==> flow/design.v <==
`timescale 1ns / 1ps
module clock(clk, reset, freq, clk_en);
	input clk;
	input reset;
	input [31:0] freq;
	output clk_en;
	reg clk_temp;
	reg [26:0] counter;
	wire [26:0]	cycles;
	assign clk_en = clk_temp;
	assign cycles = (100000000 / freq) - 1;
	always @ (posedge clk) begin
		if (reset) begin
			counter <= 0;
			clk_temp <= 0;
		end
		else begin
		counter <= counter + 1;
		if (counter == cycles) begin
			clk_temp <= 1;
			counter <= 0;
		end
		else
			clk_temp <= 0;
		end
	end
endmodule
`timescale 1ns / 1ps
module hvsync_generator(clk, reset, en, vga_h_sync, vga_v_sync, inDisplayArea, CounterX, CounterY);
input clk;
input reset;
input en;
output vga_h_sync, vga_v_sync;
output reg inDisplayArea;
output [9:0] CounterX;
output [9:0] CounterY;
reg [9:0] CountX;
reg [9:0] CountY;
assign CounterX = PixelX;
assign CounterY = PixelY;
reg [9:0] PixelX;
reg [9:0] PixelY;
parameter CountXmaxed = 799;  
parameter CountYmaxed = 524;  
parameter hpulse = 96; 	 
parameter vpulse = 2; 	 
parameter hbp = 144; 	 
parameter hfp = 784; 	 
parameter vbp = 35; 		 
parameter vfp = 515; 	 
always @(posedge clk)
	if (reset) begin
		CountX <= 0;
		CountY <= 0;
	end
	else if (en)
	if(CountX < CountXmaxed)
		CountX <= CountX + 1;
	else 	
	begin
		CountX <= 0;
		if (CountY < CountYmaxed)
			CountY <= CountY + 1;
		else
			CountY <= 0;
	end
assign vga_h_sync = (CountX < hpulse) ? 0:1;
assign vga_v_sync = (CountY < vpulse) ? 0:1;
always @(posedge clk)
	if (reset) begin
		inDisplayArea <= 0;
		PixelX <= 0;
		PixelY <= 0;
	end
	else if (en)
	if(CountX >= hbp && CountX < hfp && CountY >= vbp && CountY < vfp) begin
		inDisplayArea <= 1;
		PixelX <= CountX - hbp;
		PixelY <= CountY - vbp;
	end
	else begin
		inDisplayArea <= 0;
		PixelX <= 0;
		PixelY <= 0;
	end
endmodule
`timescale 1ns / 1ps
module pieces(encoding, PixelX, PixelY, display);
	input [41:0] encoding;
	input [9:0] PixelX;
	input [9:0] PixelY;
	output display;
	reg [5:0] coordinate;
	always @* begin
		coordinate <= ((PixelX-145) / 50) + 7 * ((PixelY-90) / 50);
	end
	assign display = encoding[coordinate];
endmodule
`timescale 1ns / 1ps
module finish(encoding, pos, done);
	input [41:0] encoding;
	input [5:0] pos;
	output reg done;
	always @* begin
		if (encoding[pos+1] && encoding[pos+2] && encoding[pos+3] && (pos%7 < 4))
			done <= 1;
		else if (encoding[pos-1] && encoding[pos+1] && encoding[pos+2] && (pos%7 < 5) && (pos%7 > 0))
			done <= 1;
		else if (encoding[pos-2] && encoding[pos-1] && encoding[pos+1] && (pos%7 < 6) && (pos%7 > 1))
			done <= 1;
		else if (encoding[pos-3] && encoding[pos-2] && encoding[pos-1] && (pos%7 > 2))
			done <= 1;
		else if (encoding[pos+7] && encoding[pos+14] && encoding[pos+21] && (pos < 21))
			done <= 1;
		else if (encoding[pos+8] && encoding[pos+16] && encoding[pos+24] && (pos%7 < 4) && (pos < 21))
			done <= 1;
		else if (encoding[pos-8] && encoding[pos+8] && encoding[pos+16] && (pos%7 < 5) && (pos%7 > 0) && (pos < 28) && (pos > 6))
			done <= 1;
		else if (encoding[pos-16] && encoding[pos-8] && encoding[pos+8] && (pos%7 < 6) && (pos%7 > 1) && (pos < 35) && (pos > 13))
			done <= 1;
		else if (encoding[pos-24] && encoding[pos-16] && encoding[pos-8] && (pos%7 > 2) && (pos > 20))
			done <= 1;
		else if (encoding[pos+6] && encoding[pos+12] && encoding[pos+18] && (pos%7 > 2) && (pos < 21))
			done <= 1;
		else if (encoding[pos-6] && encoding[pos+6] && encoding[pos+12] && (pos%7 > 1) && (pos%7 < 6) && (pos < 28) && (pos > 6))
			done <= 1;
		else if (encoding[pos-12] && encoding[pos-6] && encoding[pos+6] && (pos%7 > 0) && (pos%7 < 5) && (pos < 35) && (pos > 13))
			done <= 1;
		else if (encoding[pos-18] && encoding[pos-12] && encoding[pos-6] && (pos%7 < 4) && (pos > 20))
			done <= 1;
		else 
			done <= 0;
	end
endmodule
`timescale 1ns / 1ps
module vga(clk, rst, reset, btnL, btnR, btnD, vga_h_sync, vga_v_sync, vga_R, vga_G, vga_B);
	input clk, rst, reset, btnL, btnR, btnD;
	output vga_h_sync, vga_v_sync;
	output [2:0] vga_R;
	output [2:0] vga_G;
	output [1:0] vga_B;
	wire inDisplayArea;
	wire [9:0] PixelX;
	wire [9:0] PixelY;
	wire clk_px;
	wire rDisplay, yDisplay, rFinish, yFinish;
	clock clkpx (.clk(clk), .reset(rst), .freq(25000000), .clk_en(clk_px));
	hvsync_generator syncgen(.clk(clk), .reset(rst), .en(clk_px), .vga_h_sync(vga_h_sync), .vga_v_sync(vga_v_sync), 
	.inDisplayArea(inDisplayArea), .CounterX(PixelX), .CounterY(PixelY));
	reg [41:0] red;
	reg [41:0] ylw;
	reg [3:0] col;
	reg [2:0] columnA;
	reg [2:0] columnB;
	reg [2:0] columnC;
	reg [2:0] columnD;
	reg [2:0] columnE;
	reg [2:0] columnF;
	reg [2:0] columnG;
	reg player;
	reg [5:0] coordinate;
	reg [5:0] prev_coordinate;
	reg [2:0] height;
	reg winner;
	reg rw;
	reg yw;
	pieces redpieces (.encoding(red_q), .PixelX(PixelX), .PixelY(PixelY), .display(rDisplay));
	pieces ylwpieces (.encoding(ylw_q), .PixelX(PixelX), .PixelY(PixelY), .display(yDisplay));
	finish rwins (.encoding(red_q), .pos(coordinate_q), .done(rFinish));
	finish ywins (.encoding(ylw_q), .pos(coordinate_q), .done(yFinish));
	reg [2:0] vga_R;
	reg [2:0] vga_G;
	reg [1:0] vga_B;
	always @(posedge clk) begin
		if (rst) begin
			vga_R = 3'b000;
			vga_G = 3'b000;
			vga_B = 2'b00;
		end
		else if(inDisplayArea) begin
			if (PixelX > 145 && PixelX < 495 && PixelY > 40 && PixelY < 90 &&
				(PixelX - 145 > col_q * 50) && (PixelX - 145 < (col_q+1) * 50)) begin
				if (player_q) begin
					vga_R = 3'b111;
					vga_G = 3'b000;
					vga_B = 2'b00;
				end
				else begin
					vga_R = 3'b111;
					vga_G = 3'b111;
					vga_B = 2'b00;
				end
			end
			else if (PixelX >= 145 && PixelX <= 495 && PixelY >= 90 && PixelY <= 390) begin
				if ((PixelX-45) % 50 == 0 || (PixelY-40) %50 == 0) begin
					vga_R = 3'b000;
					vga_G = 3'b000;
					vga_B = 2'b00;
				end
				else if (rDisplay) begin
					vga_R = 3'b111;
					vga_G = 3'b000;
					vga_B = 2'b00;
				end
				else if (yDisplay) begin
					vga_R = 3'b111;
					vga_G = 3'b111;
					vga_B = 2'b00;
				end
				else begin
					vga_R = 3'b000;
					vga_G = 3'b111;
					vga_B = 2'b11;
				end
			end
			else begin
				if (PixelX > 545 && PixelX < 595 && PixelY > 340 && PixelY < 390)
					if (rw_q) begin
						vga_R = 3'b111;
						vga_G = 3'b000;
						vga_B = 2'b00;
					end
					else if (yw_q) begin
						vga_R = 3'b111;
						vga_G = 3'b111;
						vga_B = 2'b00;
					end
					else begin
						vga_R = 3'b000;
						vga_G = 3'b111;
						vga_B = 2'b00;
					end
				else begin
					vga_R = 3'b111;
					vga_G = 3'b111;
					vga_B = 2'b11;
				end
			end
		end
		else begin
			vga_R = 3'b000;
			vga_G = 3'b000;
			vga_B = 2'b00;
		end
	end
	localparam DIV_BITS = 6;
	wire [DIV_BITS:0] clk_dv_inc;
	reg [DIV_BITS-1:0]  clk_dv;
   reg         clk_en;
   reg         clk_en_d;
   assign clk_dv_inc = clk_dv + 1;
   always @ (posedge clk) begin
		if (rst) begin
			clk_dv   <= 0;
			clk_en   <= 0;
			clk_en_d <= 0;
		end
		else begin
			clk_dv   <= clk_dv_inc[DIV_BITS-1:0];
			clk_en   <= clk_dv_inc[DIV_BITS];
			clk_en_d <= clk_en;
		end
	end
	reg [3:0]   step_reset;
	reg [3:0]	step_left;
	reg [3:0]	step_right;
	reg [3:0]	step_down;
   always @ (posedge clk)
		if (rst)
		begin
			step_reset <= 4'b0;
			step_left  <= 4'b0;
			step_right <= 4'b0;
			step_down  <= 4'b0;
		end
		else if (clk_en)
		begin
			step_reset[3:0]  <= {reset, step_reset[3:1]};
			step_left[3:0]  <= {btnL, step_left[3:1]};
			step_right[3:0]  <= {btnR, step_right[3:1]};
			step_down[3:0]  <= {btnD, step_down[3:1]};
		end
	reg [41:0] red_q;
	reg [41:0] ylw_q;
	reg [3:0] col_q;
	reg player_q;
	reg [5:0] coordinate_q;
	reg rw_q;
	reg yw_q;
	always @ (posedge clk) begin
		red = red_q;
		ylw = ylw_q;
		col = col_q;
		player = player_q;
		coordinate = coordinate_q;
		rw = rw_q;
		yw = yw_q;
		if (rst) begin
			red = 42'b0000111_0000000_0000000_0000000_0000000_0000000;
			ylw = 42'b0000000_0000111_0000000_0000000_0000000_0000000;
			col = 3;
			columnA = 2;
			columnB = 2;
			columnC = 2;
			columnD = 0;
			columnE = 0;
			columnF = 0;
			columnG = 0;
			player = 1;
			winner = 0;
			coordinate = 0;
			rw = 0;
			yw = 0;
		end
		else if(~step_reset[0] & step_reset[1] & step_reset[2] & clk_en_d) begin
			red = 42'b0;
			ylw = 42'b0;
			col = 3;
			columnA = 0;
			columnB = 0;
			columnC = 0;
			columnD = 0;
			columnE = 0;
			columnF = 0;
			columnG = 0;
			player = 1;
			winner = 0;
			coordinate = 0;
			rw = 0;
			yw = 0;
		end
		else if(~step_left[0] & step_left[1] & step_left[2] & clk_en_d) begin
			if (col == 0)
				col = 0;
			else
				col = col - 1;
		end
		else if(~step_right[0] & step_right[1] & step_right[2] & clk_en_d) begin
			if (col == 6)
				col = 6;
			else
				col = col + 1;
		end
		else if(~step_down[0] & step_down[1] & step_down[2] & clk_en_d) begin
			case (col)
				0 : height = columnA;
				1 : height = columnB;
				2 : height = columnC;
				3 : height = columnD;
				4 : height = columnE;
				5 : height = columnF;
				6 : height = columnG;
				default : height = 0;
			endcase
			if (height == 6)
				;
			else begin
				coordinate = col + 7*(5-height);
				if (player) begin
					red[coordinate] = 1;
				end
				else begin
					ylw[coordinate] = 1;
				end
				player = ~player;
				case (col)
					0 : columnA = height + 1;
					1 : columnB = height + 1;
					2 : columnC = height + 1;
					3 : columnD = height + 1;
					4 : columnE = height + 1;
					5 : columnF = height + 1;
					6 : columnG = height + 1;
					default : ;
				endcase
			end
			if (~winner) 
				if(rFinish && player) begin
					rw = 1;
					winner =1;
				end
				else if (yFinish && ~player) begin
					yw = 1;
					winner =1;
				end
		end
		red_q <= red;
		ylw_q <= ylw;
		col_q <= col;
		player_q <= player;
		coordinate_q <= coordinate;
		rw_q <= rw;
		yw_q <= yw;
	end
endmodule
Memo
Re: synthesis data of vga

======== Reports on vga ========
Each step is given for the RTL above and for the edited RTL.
"unedited" refers to lines of the RTL above, "edited" to lines of the edited file.
"change" is "edited" less "unedited", of the values as shown; "rel. change" is that difference over "unedited", in percent.
Operators: Yosys type, input widths -> output width; for muxes data width and select width s.
Library cell names are shortened.
Not given: --
design
  top ..................................... vga
  clock ................................... clk
  standard-cell library ................... sky130hd
  timing corner ........................... tt_025C_1v80

======== Diff ========
Unified diff, file above to edited file.
The edited RTL no longer does the same as the RTL above: the edit was made by script, with no optimisation intended.
begin of diff
@@ -244,5 +244,5 @@
 		end
 	end
-	localparam DIV_BITS = 6;
+	localparam DIV_BITS = 5;
 	wire [DIV_BITS:0] clk_dv_inc;
 	reg [DIV_BITS-1:0]  clk_dv;
end of diff

======== After elaboration ========
Counts by Yosys on the flattened word-level netlist (proc, flatten, opt, wreduce; memories kept). Register bits leave out memories and registers merged into their read ports (data or address). Print and check cells are left out. Cells with the same type and inputs are merged into one.
storage and ports
  item                     unedited  edited  change  rel. change (%)
  cells after elaboration  471       471     0       0.00
  input bits               6         6       0       0.00
  register bits            220       219     -1      -0.45
cells by class
  item                           unedited  edited  change  rel. change (%)
  reduce/logical cells           163       163     0       0.00
  equality and inequality tests  12        12      0       0.00
  multiplexer cells              103       103     0       0.00
  shifts and indexed selects     45        45      0       0.00
  magnitude comparators          34        34      0       0.00
  $add $sub $neg                 38        38      0       0.00
  bitwise logic cells            30        30      0       0.00
  multiply operators             4         4       0       0.00
  divide/modulo/power cells      5         5       0       0.00
operator list
  kind                 unedited  edited  change  rel. change (%)
  $add 6x1->7 const B  2         1       -1      -50.00
  $add 5x1->6 const B  0         1       +1      --
Unchanged operator kinds not shown: 88.

======== Longest topological paths ========
Yosys ltp: most cells in a row. Word level: on the elaborated netlist, between registers, memories and ports. Mapped: between sequential cells and ports; inverters and the memories' decode and read muxes count.
logic depth
  item                          unedited  edited  change  rel. change (%)
  depth in word-level cells     24        24      0       0.00
  ABC_AREA                      0         0       --      --
  depth in mapped cells         40        35      -5      -12.50
  depth with buffers taken out  38        34      -4      -10.53

======== Mapped cells and area ========
Source: synth_stat.txt of the flow (Yosys; design flattened, memories mapped). It holds for the ABC_AREA given above (unset counts as 0); a run with the other value may have another netlist.
synthesis totals
  item                              unedited  edited   change  rel. change (%)
  cell area after synthesis (um^2)  23128.4   23354.9  +226.5  +0.98
  mapped flip-flops                 215       214      -1      -0.47
  cells in the netlist              2813      2815     +2      +0.07
  sequential area (um^2)            4304.1    4284.1   -20.0   -0.46
  buffer cells                      170       182      +12     +7.06
cells by type
  type      unedited  edited  change  rel. change (%)
  mux2i_1   131       100     -31     -23.66
  buf_2     18        42      +24     +133.33
  nand2_1   233       211     -22     -9.44
  mux4_2    136       158     +22     +16.18
  nor4_1    11        27      +16     +145.45
  o21ai_1   5         19      +14     +280.00
  nand3_1   63        75      +12     +19.05
  mux2_2    40        29      -11     -27.50
  a31oi_1   32        43      +11     +34.38
  nor2_1    344       334     -10     -2.91
  o21ai_0   162       153     -9      -5.56
  xnor2_1   96        87      -9      -9.38
  a21o_1    25        16      -9      -36.00
  o211ai_1  39        31      -8      -20.51
  a211oi_1  28        36      +8      +28.57
  nand4_1   24        32      +8      +33.33
  nor2b_1   39        32      -7      -17.95
  and2_1    33        27      -6      -18.18
Unchanged cell types not shown: 21.
Not every row of either side is listed.
The figures by module come from a second, unflattened synthesis with its own total; it is not the netlist above.
second synthesis, totals
  item                                 unedited  edited   change  rel. change (%)
  cells (unflattened synthesis)        8570      8547     -23     -0.27
  area (unflattened synthesis) (um^2)  63058.0   62867.8  -190.2  -0.30
Rows give one instance, submodules left out.
by module, unedited
  module            cells  area (um^2)  sequential area (um^2)  times used
  clock             5049   33320.7      560.5                   1
  finish            615    5671.7       0.0                     2
  vga               1246   10148.5      2922.8                  1
  pieces            398    3034.2       0.0                     2
  hvsync_generator  249    2177.1       820.8                   1
by module, edited
  module            cells  area (um^2)  sequential area (um^2)  times used
  clock             5049   33320.7      560.5                   1
  finish            615    5671.7       0.0                     2
  vga               1223   9958.3       2902.8                  1
  pieces            398    3034.2       0.0                     2
  hvsync_generator  249    2177.1       820.8                   1

======== Worst setup path after synthesis ========
OpenSTA on the mapped netlist: ideal clock, no wires. The path of least setup slack (recovery checks aside). Input and output delay are each 20% of the period. Register names are those of the netlist, which keeps one name where synthesis merged equal registers.
path after synthesis
  item                                 unedited                edited                  change  rel. change (%)
  kind                                 flip-flop to flip-flop  flip-flop to flip-flop  --      --
  start point                          reg syncgen.PixelY[2]   reg syncgen.PixelY[1]   --      --
  end point                            reg vga_B[0]            reg vga_G[1]            --      --
  clock period (ps)                    10000                   10000                   0       0.00
  setup slack (ps)                     1780                    2184                    +404    --
  arrival time (ps)                    8141                    7747                    -394    -4.84
  launch time at the first pin (ps)    0                       0                       0       --
  data required time (ps)              9921                    9931                    +10     +0.10
  delay of the path (ps)               8220                    7816                    -404    -4.91
  stages on the path                   31                      28                      -3      -9.68
  period reached after synthesis (ps)  8220                    7816                    -404    -4.91
"delay of the path" is the arrival time less input delay plus setup time.
"stages on the path": output pins that drive a net of the path, with the launching flip-flop's if there is one; two outputs of one cell count as two.
"period reached after synthesis" is the clock period less the worst setup slack; recovery checks do not enter. This is arithmetic on one report: input and output delays are still those of the set period (20% each).
The rows between start and end are the longest chain of elaborated cells between them; the timing report does not say that the signal goes this way. Where chains are equally long, one stands for them.
A line is the first line of the expression or statement that the cell stems from. Yosys adds cells for indexed reads and writes and turns some case tables into memories.
At most two assigning lines are given for a register; there are more.
on the way, after synthesis, unedited
  path through ............................ dfxtp_1 > clkbuf_1 > inv_1 > ha_1 > nor2b_1 > o21ai_1 > xor2_1 > xnor2_1 > a31oi_1 > maj3_1 > o221ai_1 > a31oi_1 > a211oi_2 > a31oi_1 > xnor2_1 > nand2_1 > o21ba_2 > xnor2_1 > and3_1 > o31a_1 > fa_1 > fa_1 > fa_1 > xor2_1 > mux4_2 > o21ai_0 > o22ai_1 > a211oi_1 > and2_1 > o211ai_1 > a211oi_2
  length of the longest elaborated chain .. 9
  elaborated cells on any way between the ends .. 30
  classes of those cells .................. 3 x add/sub; 1 x mul; 2 x div; 6 x compare; 2 x shift; 5 x mux; 11 x reduce/logical
ends and longest elaborated chain, after synthesis, unedited
  item             line  source
  from (decl)      42    reg [9:0] PixelY;
  from (assign)    73    PixelY <= 0;
  from (assign)    79    PixelY <= CountY - vbp;
  $sub 10x7->11    95    coordinate <= ((PixelX-145) / 50) + 7 * ((PixelY-90) / 50);
  $div 32x6->32    95
  $mul 3x32->6     95
  $add 6x6->6      95
  $shiftx 42x6->1  97    assign display = encoding[coordinate];
  $mux 2           205   else if (yDisplay) begin
  $mux 2           200   else if (rDisplay) begin
  $mux 2           195   if ((PixelX-45) % 50 == 0 || (PixelY-40) %50 == 0) begin
  $mux 2           194   else if (PixelX >= 145 && PixelX <= 495 && PixelY >= 90 && PixelY <= 390) begin
  to (assign)      191   vga_B = 2'b00;
  to (assign)      198   vga_B = 2'b00;
  to (decl)        141   output [1:0] vga_B;
on the way, after synthesis, edited
  path through ............................ dfxtp_1 > clkbuf_1 > inv_1 > ha_1 > nor2b_1 > o21ai_1 > o2111ai_1 > nand2_1 > o21a_1 > o21ai_1 > inv_1 > a2111o_1 > o21ai_0 > nand2b_1 > o21ai_0 > a31oi_1 > xor2_1 > a311oi_1 > a32oi_1 > fa_1 > fa_1 > fa_1 > xor2_1 > mux4_2 > a21oi_1 > o21ai_0 > or3b_2 > o21ai_1
  length of the longest elaborated chain .. 9
  elaborated cells on any way between the ends .. 28
  classes of those cells .................. 3 x add/sub; 1 x mul; 2 x div; 6 x compare; 1 x shift; 5 x mux; 10 x reduce/logical
ends and longest elaborated chain, after synthesis, edited
  item             line  source
  from (decl)      42    reg [9:0] PixelY;
  from (assign)    73    PixelY <= 0;
  from (assign)    79    PixelY <= CountY - vbp;
  $sub 10x7->11    95    coordinate <= ((PixelX-145) / 50) + 7 * ((PixelY-90) / 50);
  $div 32x6->32    95
  $mul 3x32->6     95
  $add 6x6->6      95
  $shiftx 42x6->1  97    assign display = encoding[coordinate];
  $mux 3           200   else if (rDisplay) begin
  $mux 3           195   if ((PixelX-45) % 50 == 0 || (PixelY-40) %50 == 0) begin
  $mux 3           194   else if (PixelX >= 145 && PixelX <= 495 && PixelY >= 90 && PixelY <= 390) begin
  $mux 3           181   if (PixelX > 145 && PixelX < 495 && PixelY > 40 && PixelY < 90 &&
  to (assign)      177   vga_G = 3'b000;
  to (assign)      185   vga_G = 3'b000;
  to (decl)        140   output [2:0] vga_G;

======== Worst path after layout ========
Path of least setup slack in the final report of the runs of pair 1 (OpenROAD, finished layout, wires in). Where an end is a register, its clock arrival counts in the times.
The path's times are printed in steps of 10 ps; the period is the one set.
path post-layout
  item                               unedited                edited                  change  rel. change (%)
  kind                               flip-flop to flip-flop  flip-flop to flip-flop  --      --
  start point                        reg syncgen.PixelY[1]   reg syncgen.PixelY[2]   --      --
  end point                          reg vga_B[0]            reg vga_G[1]            --      --
  launch time at the first pin (ps)  550                     520                     -30     -5.45
  clock period (ps)                  9520                    9520                    0       0.00
  stages on the path                 32                      27                      -5      -15.62
  data required time (ps)            9990                    9960                    -30     -0.30
  arrival time (ps)                  9350                    9080                    -270    -2.89
  setup slack (ps)                   640                     890                     +250    --
The rows between start and end are the longest chain of elaborated cells between them; the timing report does not say that the signal goes this way. Where chains are equally long, one stands for them.
At most two assigning lines are given for a register; there are more.
on the way, post-layout, unedited
  path through ............................ dfxtp_1 > inv_1 > ha_1 > nor2b_1 > o21ai_1 > xor2_1 > xnor2_1 > a31oi_1 > maj3_1 > o221ai_1 > a31oi_1 > a211oi_2 > buf_4 > a31oi_1 > xnor2_1 > nand2_1 > o21ba_2 > xnor2_1 > and3_1 > o31a_1 > fa_1 > fa_1 > fa_1 > xor2_1 > buf_4 > mux4_2 > mux2i_1 > nor2_1 > a211oi_1 > and2_1 > o211ai_1 > a211oi_2
  length of the longest elaborated chain .. 9
  elaborated cells on any way between the ends .. 30
  classes of those cells .................. 3 x add/sub; 1 x mul; 2 x div; 6 x compare; 2 x shift; 5 x mux; 11 x reduce/logical
ends and longest elaborated chain, post-layout, unedited
  item             line  source
  from (decl)      42    reg [9:0] PixelY;
  from (assign)    73    PixelY <= 0;
  from (assign)    79    PixelY <= CountY - vbp;
  $sub 10x7->11    95    coordinate <= ((PixelX-145) / 50) + 7 * ((PixelY-90) / 50);
  $div 32x6->32    95
  $mul 3x32->6     95
  $add 6x6->6      95
  $shiftx 42x6->1  97    assign display = encoding[coordinate];
  $mux 2           205   else if (yDisplay) begin
  $mux 2           200   else if (rDisplay) begin
  $mux 2           195   if ((PixelX-45) % 50 == 0 || (PixelY-40) %50 == 0) begin
  $mux 2           194   else if (PixelX >= 145 && PixelX <= 495 && PixelY >= 90 && PixelY <= 390) begin
  to (assign)      191   vga_B = 2'b00;
  to (assign)      198   vga_B = 2'b00;
  to (decl)        141   output [1:0] vga_B;
on the way, post-layout, edited
  path through ............................ dfxtp_1 > inv_1 > ha_1 > nor2b_1 > o21ai_1 > o2111ai_1 > nand2_1 > o21a_1 > o21ai_1 > inv_1 > a2111o_1 > o21ai_0 > nand2b_1 > o21ai_0 > a31oi_1 > xor2_1 > a311oi_1 > a32o_1 > ha_1 > ha_1 > ha_1 > mux4_2 > mux4_2 > nand3_1 > o21ai_0 > or3b_2 > o21ai_1
  length of the longest elaborated chain .. 9
  elaborated cells on any way between the ends .. 28
  classes of those cells .................. 3 x add/sub; 1 x mul; 2 x div; 6 x compare; 1 x shift; 5 x mux; 10 x reduce/logical
ends and longest elaborated chain, post-layout, edited
  item             line  source
  from (decl)      42    reg [9:0] PixelY;
  from (assign)    73    PixelY <= 0;
  from (assign)    79    PixelY <= CountY - vbp;
  $sub 10x7->11    95    coordinate <= ((PixelX-145) / 50) + 7 * ((PixelY-90) / 50);
  $div 32x6->32    95
  $mul 3x32->6     95
  $add 6x6->6      95
  $shiftx 42x6->1  97    assign display = encoding[coordinate];
  $mux 3           200   else if (rDisplay) begin
  $mux 3           195   if ((PixelX-45) % 50 == 0 || (PixelY-40) %50 == 0) begin
  $mux 3           194   else if (PixelX >= 145 && PixelX <= 495 && PixelY >= 90 && PixelY <= 390) begin
  $mux 3           181   if (PixelX > 145 && PixelX < 495 && PixelY > 40 && PixelY < 90 &&
  to (assign)      177   vga_G = 3'b000;
  to (assign)      185   vga_G = 3'b000;
  to (decl)        140   output [2:0] vga_G;

======== Flow runs ========
Runs of the flow (Yosys, OpenROAD) on both versions; the two runs of a pair have the same settings. The constraints put input and output delay at 20% of the set period each and load the outputs with 0.01 pF.
flow settings, pair 1
  CORE_UTILIZATION ........................ 40
  period_ns ............................... 9.52
  CAP_MARGIN .............................. 20
  CORE_MARGIN ............................. 2
  SLEW_MARGIN ............................. 20
final reports, pair 1
  item                                 unedited  edited   change  rel. change (%)
  post-route setup TNS (ps)            0         0        0       --
  worst slack on setup checks (ps)     639       888      +249    --
  cell area after synthesis (um^2)     23128.4   23354.9  +226.5  +0.98
  achieved clock period (ps)           8881      8632     -249    -2.80
  std-cell area (final layout) (um^2)  24790.0   24772.5  -17.5   -0.07
  smallest hold slack (ps)             444       435      -9      --
  full die area (um^2)                 59760.7   60336.6  +575.9  +0.96
  utilization after routing            0.431     0.429    -0.002  --
  total power after layout (uW)        2039      1912     -127    -6.23
flow settings, pair 2
  CELL_PAD_IN_SITES_DETAIL_PLACEMENT ...... 2
  CELL_PAD_IN_SITES_GLOBAL_PLACEMENT ...... 0
  CORE_ASPECT_RATIO ....................... 1.29
  CORE_UTILIZATION ........................ 17
  CTS_CLUSTER_SIZE ........................ 56
  GPL_ROUTABILITY_DRIVEN .................. 0
  MIN_ROUTING_LAYER ....................... met2
  PLACE_DENSITY_LB_ADDON .................. 0.05
  SETUP_SLACK_MARGIN ...................... 0.49
  period_ns ............................... 9.44
  CAP_MARGIN .............................. 20
  CORE_MARGIN ............................. 2
  SLEW_MARGIN ............................. 20
final reports, pair 2
  item                                 unedited  edited    change   rel. change (%)
  post-route setup TNS (ps)            0         0         0        --
  worst slack on setup checks (ps)     881       1177      +296     --
  cell area after synthesis (um^2)     23128.4   23354.9   +226.5   +0.98
  achieved clock period (ps)           8559      8263      -296     -3.46
  std-cell area (final layout) (um^2)  26339.0   26445.4   +106.4   +0.40
  smallest hold slack (ps)             440       449       +9       --
  full die area (um^2)                 139040.0  140386.0  +1346.0  +0.97
  utilization after routing            0.195     0.194     -0.001   --
  total power after layout (uW)        2055      2073      +18      +0.88
"achieved clock period" means the clock period less the worst setup slack. The figure is calculated, with input and output delays left at 20% of the set period.
"total power after layout": no workload was simulated; the value follows from the tool's default switching activity.
